==> flow/design.v <==
`timescale 1ns / 1ps
module SCALER_CLOCK_v2(
		input clk33_i,
		input rst_i,
		output khz_clk_o
    );
	localparam [15:0] MATCH = 33333;
	reg [15:0] counter;
	reg khz_clk;
	always @(posedge clk33_i) begin
		if (rst_i) begin
			counter <= {16{1'b0}};
			khz_clk <= 1'b0;
		end else begin
			if (khz_clk) counter <= {16{1'b0}};
			else counter <= counter + 1;
			khz_clk <= (counter == MATCH);
		end
	end
	assign khz_clk_o = khz_clk;
endmodule
`timescale 1ns / 1ps
module ANITA3_scaler(
		clk_i,
		rst_i,
		pps_i,
		count_i,
		scaler_o
    );
	parameter WIDTH = 8;
	parameter PRESCALE = 0;
	input clk_i;
	input rst_i;
	input pps_i;
	input count_i;
	output [WIDTH-1:0] scaler_o;
	reg [WIDTH+PRESCALE-1:0] counter;
	wire [WIDTH+PRESCALE:0] counter_plus_one = counter + 1;
	reg [WIDTH-1:0] scaler;
	always @(posedge clk_i) begin
		if (rst_i) begin
			counter <= {WIDTH+PRESCALE{1'b0}};
			scaler <= {WIDTH{1'b0}};
		end else begin
			if (pps_i) counter <= {WIDTH+PRESCALE{1'b0}};
			else if (count_i && !counter_plus_one[WIDTH+PRESCALE]) counter <= counter_plus_one;
			if (pps_i) scaler <= counter[PRESCALE +: WIDTH];
		end
	end
	assign scaler_o = scaler;
endmodule
`timescale 1ns / 1ps
module SCALER_TOPv2(
		input clk33_i,
		input rst_i,
		input [16:0] scal_i,
		input [4:0] scal_addr_i,
		input scal_rd_i,
		output [15:0] scal_dat_o,
		output [15:0] refpulse_cnt_o
    );
	wire update_scalers;
	SCALER_CLOCK_v2 u_clk(.clk33_i(clk33_i),
								 .rst_i(rst_i),
								 .khz_clk_o(update_scalers));
	wire [15:0] scaler_data_out[31:0];
	reg [1:0] ref_pulse_reg;
	reg [15:0] ref_pulse_counter;
	reg [15:0] ref_pulse_count;
	reg [15:0] gated_scaler;
	wire [15:0] ref_pulse_in = {16{scal_i[0]}};
	always @(posedge clk33_i) begin
		if (rst_i) begin
			gated_scaler <= {16{1'b0}};
			ref_pulse_reg <= {2{1'b0}};
			ref_pulse_counter <= {16{1'b0}};
			ref_pulse_count <= {16{1'b0}};
		end else begin
			gated_scaler <= ref_pulse_in & scal_i[16:1];
			ref_pulse_reg <= {ref_pulse_reg[0],scal_i[0]};
			if (update_scalers) ref_pulse_counter <= {16{1'b0}};
			else if (ref_pulse_reg[0] && !ref_pulse_reg[1]) ref_pulse_counter <= ref_pulse_counter + 1;
			if (update_scalers) ref_pulse_count <= ref_pulse_counter;
		end
	end
	generate
		genvar trig, ant;
		for (trig=0;trig<4;trig=trig+1) begin : L1
			ANITA3_scaler #(.WIDTH(16),.PRESCALE(0)) u_l1_scaler(.clk_i(clk33_i),
																				  .rst_i(rst_i),
																				  .pps_i(update_scalers),
																				  .count_i(scal_i[1+trig]),
																				  .scaler_o(scaler_data_out[12+trig]));
			ANITA3_scaler #(.WIDTH(16),.PRESCALE(0)) u_l1_mon_scaler(.clk_i(clk33_i),
																				  .rst_i(rst_i),
																				  .pps_i(update_scalers),
																				  .count_i(gated_scaler[trig]),
																				  .scaler_o(scaler_data_out[28+trig]));
		end
		for (ant=0;ant<12;ant=ant+1) begin : ANT
			ANITA3_scaler #(.WIDTH(16),.PRESCALE(0)) u_ant_scaler(.clk_i(clk33_i),
																					.rst_i(rst_i),
																					.pps_i(update_scalers),
																					.count_i(scal_i[5+ant]),
																					.scaler_o(scaler_data_out[ant]));
			ANITA3_scaler #(.WIDTH(16),.PRESCALE(0)) u_ant_mon_scaler(.clk_i(clk33_i),
																					.rst_i(rst_i),
																					.pps_i(update_scalers),
																					.count_i(gated_scaler[4+ant]),
																					.scaler_o(scaler_data_out[16+ant]));
		end
	endgenerate
	reg scaler_bank;
	reg [31:0] scaler_ram[63:0];
	reg [31:0] scaler_out;
	reg reading;
	reg updating;
	reg was_updating;
	reg maybe_reading_too_slow;
	reg [4:0] scaler_addr_count;
	wire [5:0] scaler_addr_count_plus_one = scaler_addr_count + 1;
	always @(posedge clk33_i) begin
		if (updating && !rst_i)
			scaler_ram[{scaler_bank,scaler_addr_count}] <= {ref_pulse_count,scaler_data_out[scaler_addr_count]};
		scaler_out <= scaler_ram[{!scaler_bank,scal_addr_i}];
	end
	always @(posedge clk33_i) begin	
		if (rst_i) begin
			scaler_bank <= 1'b0;
			reading <= 1'b0;
			updating <= 1'b0;
			was_updating <= 1'b0;
			maybe_reading_too_slow <= 1'b0;
			scaler_addr_count <= {5{1'b0}};
		end else begin
		if (update_scalers) updating <= 1;
		else if (scaler_addr_count_plus_one[5]) updating <= 0;
		if (updating) scaler_addr_count <= scaler_addr_count_plus_one;
		if ((scal_addr_i == {5{1'b0}}) && scal_rd_i)
			reading <= 1;
		else if ((scal_addr_i == {5{1'b1}}) && scal_rd_i) 
			reading <= 0;
		else if (update_scalers && maybe_reading_too_slow)
			reading <= 0;
		if (!reading) maybe_reading_too_slow <= 0;
		else if (update_scalers && reading) maybe_reading_too_slow <= 1;
		was_updating <= updating;
		if (!updating && was_updating && !reading) scaler_bank <= ~scaler_bank;		
		end
	end
	assign scal_dat_o = scaler_out[15:0];
	assign refpulse_cnt_o = scaler_out[31:16];
endmodule
== Step by step through the tools: SCALER_TOPv2 ==
The steps from the RTL of SCALER_TOPv2 to its reports follow in flow order.
Line numbers count from 1 in the design file above.
Operators carry their Yosys type and port widths (W data, S select, Z words).
Cell names lack the library's common part.
A cell with -- has no value.
Set-up
  design top: SCALER_TOPv2
  clock port: clk33_i
  library: sky130hd
  library corner: tt_025C_1v80

== Elaborated design ==
Counts by Yosys on the flattened word-level netlist (proc, flatten, opt, wreduce). Print and check cells are left out. Cells with the same type and inputs are merged into one.
Memory sizes are those after Yosys's memory passes, which may raise the word count (mostly to a power of two), join words into wider ones and drop unused or constant bits.
Word-level totals
  input port bits: 25
  word-level cells: 240
  word width x clocked read ports: 32
  output and inout port bits: 32
  register bits: 1101
  memories kept: 1
  RAM bits: 2048
Memories
  scaler_ram: words 64, width 32, read ports 1, wr ports 1, line 114  | reg [31:0] scaler_ram[63:0];
Operators by class
  reduce/logical cells: 83
  equal/unequal tests: 33
  multiplexer cells: 9
  bitwise operators: 3
  add/sub/neg operators: 35
Operators with widths (number)
  $add A16 B1 Y17 const B: 32
  $pmux W16 S32: 1
  $eq A5 B5 Y1 const B: 17
  $logic_and A1 B1 Y1: 40
  $eq A5 B4 Y1 const B: 8
  $logic_not A1 Y1: 37
  $add A16 B1 Y16 const B: 2
  $mux W32: 1
  $eq A5 B3 Y1 const B: 4
  $eq A16 B16 Y1 const B: 1
  $and A16 B16 Y16: 1
  $eq A5 B2 Y1 const B: 2
  $logic_not A5 Y1: 2
  $add A5 B1 Y6 const B: 1
  $mux W6: 1
  $mux W1: 6
  $eq A5 B1 Y1 const B: 1
  $reduce_or A2 Y1: 2
  $reduce_bool A3 Y1: 1
  $not A1 Y1: 2
  $reduce_bool A2 Y1: 1

== Logic depth ==
Yosys ltp: most cells in a row. Word level: on the elaborated netlist, between registers, memories and ports. Mapped: between sequential cells and ports; inverters and the memories' decode and read muxes count.
Logic depth
  depth in word-level cells: 4
  ABC_AREA: 0
  gate-level depth with buffers: 13
  mapped depth without buffers: 8

== Netlist ==
Source: synth_stat.txt of the flow (Yosys; design flattened, memories mapped). It holds for the ABC_AREA given above (unset counts as 0); a run with the other value may have another netlist.
Synthesis totals
  cell count: 8774
  buffers: 496
  flip-flops: 3181
  mapped area: 128683.4 um^2
Cell types
  edfxtp_1: number 2048, total area 6.15E+04 um^2
  dfxtp_1: number 1133, total area 2.27E+04 um^2
  mux4_2: number 553, total area 1.25E+04 um^2
  mux2i_1: number 754, total area 7.55E+03 um^2
  nor2_1: number 1102, total area 4.14E+03 um^2
  xor2_1: number 174, total area 1.52E+03 um^2
  xnor2_1: number 156, total area 1366.31 um^2
  nand2_1: number 321, total area 1.2E+03 um^2
  nand3_1: number 210, total area 1.05E+03 um^2
  clkbuf_1: number 258, total area 968.429 um^2
  nand4_1: number 143, total area 894.608 um^2
  a22oi_1: number 112, total area 840.806 um^2
  a211oi_1: number 102, total area 765.734 um^2
  a21oi_1: number 151, total area 755.725 um^2
  and4_1: number 84, total area 735.706 um^2
  mux2_2: number 57, total area 641.866 um^2
  o21ai_0: number 122, total area 610.586 um^2
  o211ai_1: number 78, total area 585.562 um^2
Not listed: further types 63, cells in them 1216.
By module: a second synthesis without flattening, with its own total; a netlist apart from the flattened one above.
Unflattened totals
  cell total of the unflattened synthesis: 8907
  area total of the unflattened synthesis: 131477.3 um^2
Rows give one instance, submodules left out.
Modules
  SCALER_TOPv2: times used 1, seq. area 63340.7 um^2, cells 4145, area 85657.2 um^2
  ANITA3_scaler: times used 32, seq. area 640.6 um^2, cells 146, area 1407.6 um^2
  SCALER_CLOCK_v2: times used 1, seq. area 340.3 um^2, cells 90, area 777.0 um^2

== Path before layout ==
Source: OpenSTA report_checks on the synthesized netlist (no wires, ideal clock, input and output delay 20% of the period each), path of least setup slack; recovery checks are left aside. Register names are those of the netlist, which keeps one name where synthesis merged equal registers.
Timing path after synthesis
  path type: register to register
  start: register scaler_addr_count[0]
  end: memory scaler_ram[0][13]
  clock period: 10.0 ns
  delay of the path: 5.367 ns
  stages on the path: 14
  slack: 4.634 ns
  arrival: 4.782 ns
  data required time: 9.415 ns
  synthesis period reached: 5.366 ns
"delay of the path" = arrival - input delay + setup time.
"stages on the path" counts driving pins, that of a launching flip-flop among them; a cell with two outputs on the path counts twice.
"synthesis period reached" = period - worst setup slack (recovery checks aside). The figure is calculated, with input and output delays left at 20% of the set period.
The rows between start and end are the longest chain of elaborated cells between them; the timing report does not say that the signal goes this way. Where chains are equally long, one stands for them.
Each line given opens the expression or statement behind the cell; cells for indexed reads and writes are added by Yosys, which also makes memories of some case tables.
The path ends at the data pin of a flip-flop with enable; ways to the enable are not counted.
On the way, after synthesis
  cell sequence: dfxtp_1 > ha_1 > clkbuf_1 > clkbuf_1 > buf_1 > and3_1 > ha_1 > clkbuf_1 > nor4_1 > nand2_1 > or3_1 > buf_2 > buf_2 > a41oi_1
  length of the longest elaborated chain: 3
  elaborated cells on any way between the ends: 34
  those cells by class: eq/ne (31); mux (2); reduce/logical (1)
Ends and longest elaborated chain, after synthesis
  start: declaration: line 120  | reg [4:0] scaler_addr_count;
  start: assignment: line 134  | scaler_addr_count <= {5{1'b0}};
  start: assignment: line 138  | if (updating) scaler_addr_count <= scaler_addr_count_plus_one;
  $eq A5 B5 Y1: line 124  | scaler_ram[{scaler_bank,scaler_addr_count}] <= {ref_pulse_count,scaler_data_out[scaler_addr_count]};
  $pmux W16 S32: line 124
  $mux W32: line 123  | if (updating && !rst_i)
  end: declaration: line 114  | reg [31:0] scaler_ram[63:0];

== Path in the finished layout ==
Path of least setup slack in the final report of run 1 (OpenROAD, finished layout, wires in). Where an end is a register, its clock arrival counts in the times.
Timing path post-layout
  path type: register to register
  start: register scaler_addr_count[2]
  end: memory scaler_ram[32][12]
  arrival: 5.61 ns
  stages on the path: 9
  clock period: 5.67 ns
  slack: 0.70 ns
  data required time: 6.32 ns
The rows between start and end are the longest chain of elaborated cells between them; the timing report does not say that the signal goes this way. Where chains are equally long, one stands for them.
The path ends at the data pin of a flip-flop with enable; ways to the enable are not counted.
On the way, post-layout
  cell sequence: dfxtp_4 > buf_12 > nor2b_2 > buf_4 > a22oi_1 > o21ai_0 > a22oi_1 > a41oi_4 > buf_4
  length of the longest elaborated chain: 3
  elaborated cells on any way between the ends: 34
  those cells by class: eq/ne (31); mux (2); reduce/logical (1)
Ends and longest elaborated chain, post-layout
  start: declaration: line 120  | reg [4:0] scaler_addr_count;
  start: assignment: line 134  | scaler_addr_count <= {5{1'b0}};
  start: assignment: line 138  | if (updating) scaler_addr_count <= scaler_addr_count_plus_one;
  $eq A5 B5 Y1: line 124  | scaler_ram[{scaler_bank,scaler_addr_count}] <= {ref_pulse_count,scaler_data_out[scaler_addr_count]};
  $pmux W16 S32: line 124
  $mux W32: line 123  | if (updating && !rst_i)
  end: declaration: line 114  | reg [31:0] scaler_ram[63:0];

Ticket comment

Measured results for SCALER_TOPv2: 3 stored runs of the Yosys and OpenROAD flow on sky130hd. The settings differ; the order carries no meaning. The constraints put input and output delay at 20% of the set period each and load the outputs with 0.01 pF.
"achieved clock period" is the run's clock period less its worst setup slack. It is reckoned from that one timing run; input and output delays stay at 20% of the period that was set.
"worst setup path time" means the part of the period allowed to the worst setup path (the constraints hold back 20% at inputs and 20% at outputs) less its slack; where the path has registers, the arrival times of their clocks count too.
"power" is the tool's figure for a default switching activity; nothing was simulated.

Run 1
==> flow/run.sh <==
#!/bin/bash
# the make line also repeats the synthesis and layout settings of config.mk as NAME=value (left out here)
make -C /OpenROAD-flow-scripts/flow DESIGN_CONFIG=/design/flow/config.mk WORK_HOME=/design/flow/orfs CLKGATE_MAP_FILE= finish
==> flow/config.mk <==
export PLATFORM = sky130hd
export DESIGN_NAME = SCALER_TOPv2
export DESIGN_NICKNAME = SCALER_TOPv2
export VERILOG_FILES = /design/flow/design.v
export SDC_FILE = /design/flow/constraint.sdc
export NUM_CORES = 4
export LEC_CHECK = 0
export CAP_MARGIN = 20
export CORE_MARGIN = 2
export CORE_UTILIZATION = 64
export CTS_CLUSTER_DIAMETER = 231
export GPL_ROUTABILITY_DRIVEN = 1
export MIN_ROUTING_LAYER = met1
export PLACE_DENSITY_LB_ADDON = 0.14
export SETUP_SLACK_MARGIN = -0.43
export SLEW_MARGIN = 20
==> flow/constraint.sdc <==
create_clock -name core_clock -period 5.67 [get_ports {clk33_i}]
set_input_delay 1.1340 -clock core_clock [delete_from_list [all_inputs] [get_ports {clk33_i}]]
set_output_delay 1.1340 -clock core_clock [all_outputs]
set_load 0.01 [all_outputs]

==> results of run 1 <==
chip area after synthesis (Yosys): 128683.4 um^2
die area: 204670.0 um^2
utilization: 0.717
worst setup slack after layout: 0.704 ns
total negative slack: 0.000 ns
worst hold slack: 0.488 ns
power: 0.046432 W
achieved clock period: 4.966 ns
worst setup path time: 4.97 ns
worst setup path kind: register to register

Run 2
==> flow/run.sh <==
#!/bin/bash
# the make line also repeats the synthesis and layout settings of config.mk as NAME=value (left out here)
make -C /OpenROAD-flow-scripts/flow DESIGN_CONFIG=/design/flow/config.mk WORK_HOME=/design/flow/orfs CLKGATE_MAP_FILE= finish
==> flow/config.mk <==
export PLATFORM = sky130hd
export DESIGN_NAME = SCALER_TOPv2
export DESIGN_NICKNAME = SCALER_TOPv2
export VERILOG_FILES = /design/flow/design.v
export SDC_FILE = /design/flow/constraint.sdc
export NUM_CORES = 4
export LEC_CHECK = 0
export CAP_MARGIN = 20
export CORE_MARGIN = 2
export CORE_UTILIZATION = 40
export PLACE_DENSITY = 0.6
export SLEW_MARGIN = 20
==> flow/constraint.sdc <==
create_clock -name core_clock -period 8.67 [get_ports {clk33_i}]
set_input_delay 1.7340 -clock core_clock [delete_from_list [all_inputs] [get_ports {clk33_i}]]
set_output_delay 1.7340 -clock core_clock [all_outputs]
set_load 0.01 [all_outputs]

==> results of run 2 <==
chip area after synthesis (Yosys): 128683.4 um^2
die area: 326264.0 um^2
utilization: 0.455
worst setup slack after layout: 3.674 ns
total negative slack: 0.000 ns
worst hold slack: 0.460 ns
power: 0.031556 W
achieved clock period: 4.996 ns
worst setup path time: 5.00 ns
worst setup path kind: register to register

Run 3
==> flow/run.sh <==
#!/bin/bash
# the make line also repeats the synthesis and layout settings of config.mk as NAME=value (left out here)
make -C /OpenROAD-flow-scripts/flow DESIGN_CONFIG=/design/flow/config.mk WORK_HOME=/design/flow/orfs CLKGATE_MAP_FILE= finish
==> flow/config.mk <==
export PLATFORM = sky130hd
export DESIGN_NAME = SCALER_TOPv2
export DESIGN_NICKNAME = SCALER_TOPv2
export VERILOG_FILES = /design/flow/design.v
export SDC_FILE = /design/flow/constraint.sdc
export NUM_CORES = 4
export LEC_CHECK = 0
export CAP_MARGIN = 20
export CORE_MARGIN = 2
export CORE_UTILIZATION = 40
export GPL_ROUTABILITY_DRIVEN = 0
export PLACE_DENSITY_LB_ADDON = 0.18
export SLEW_MARGIN = 20
==> flow/constraint.sdc <==
create_clock -name core_clock -period 10.0 [get_ports {clk33_i}]
set_input_delay 2.0000 -clock core_clock [delete_from_list [all_inputs] [get_ports {clk33_i}]]
set_output_delay 2.0000 -clock core_clock [all_outputs]
set_load 0.01 [all_outputs]

==> results of run 3 <==
chip area after synthesis (Yosys): 128683.4 um^2
die area: 326264.0 um^2
utilization: 0.456
worst setup slack after layout: 4.999 ns
total negative slack: 0.000 ns
worst hold slack: 0.454 ns
power: 0.027439 W
achieved clock period: 5.001 ns
worst setup path time: 3.00 ns
worst setup path kind: input to register
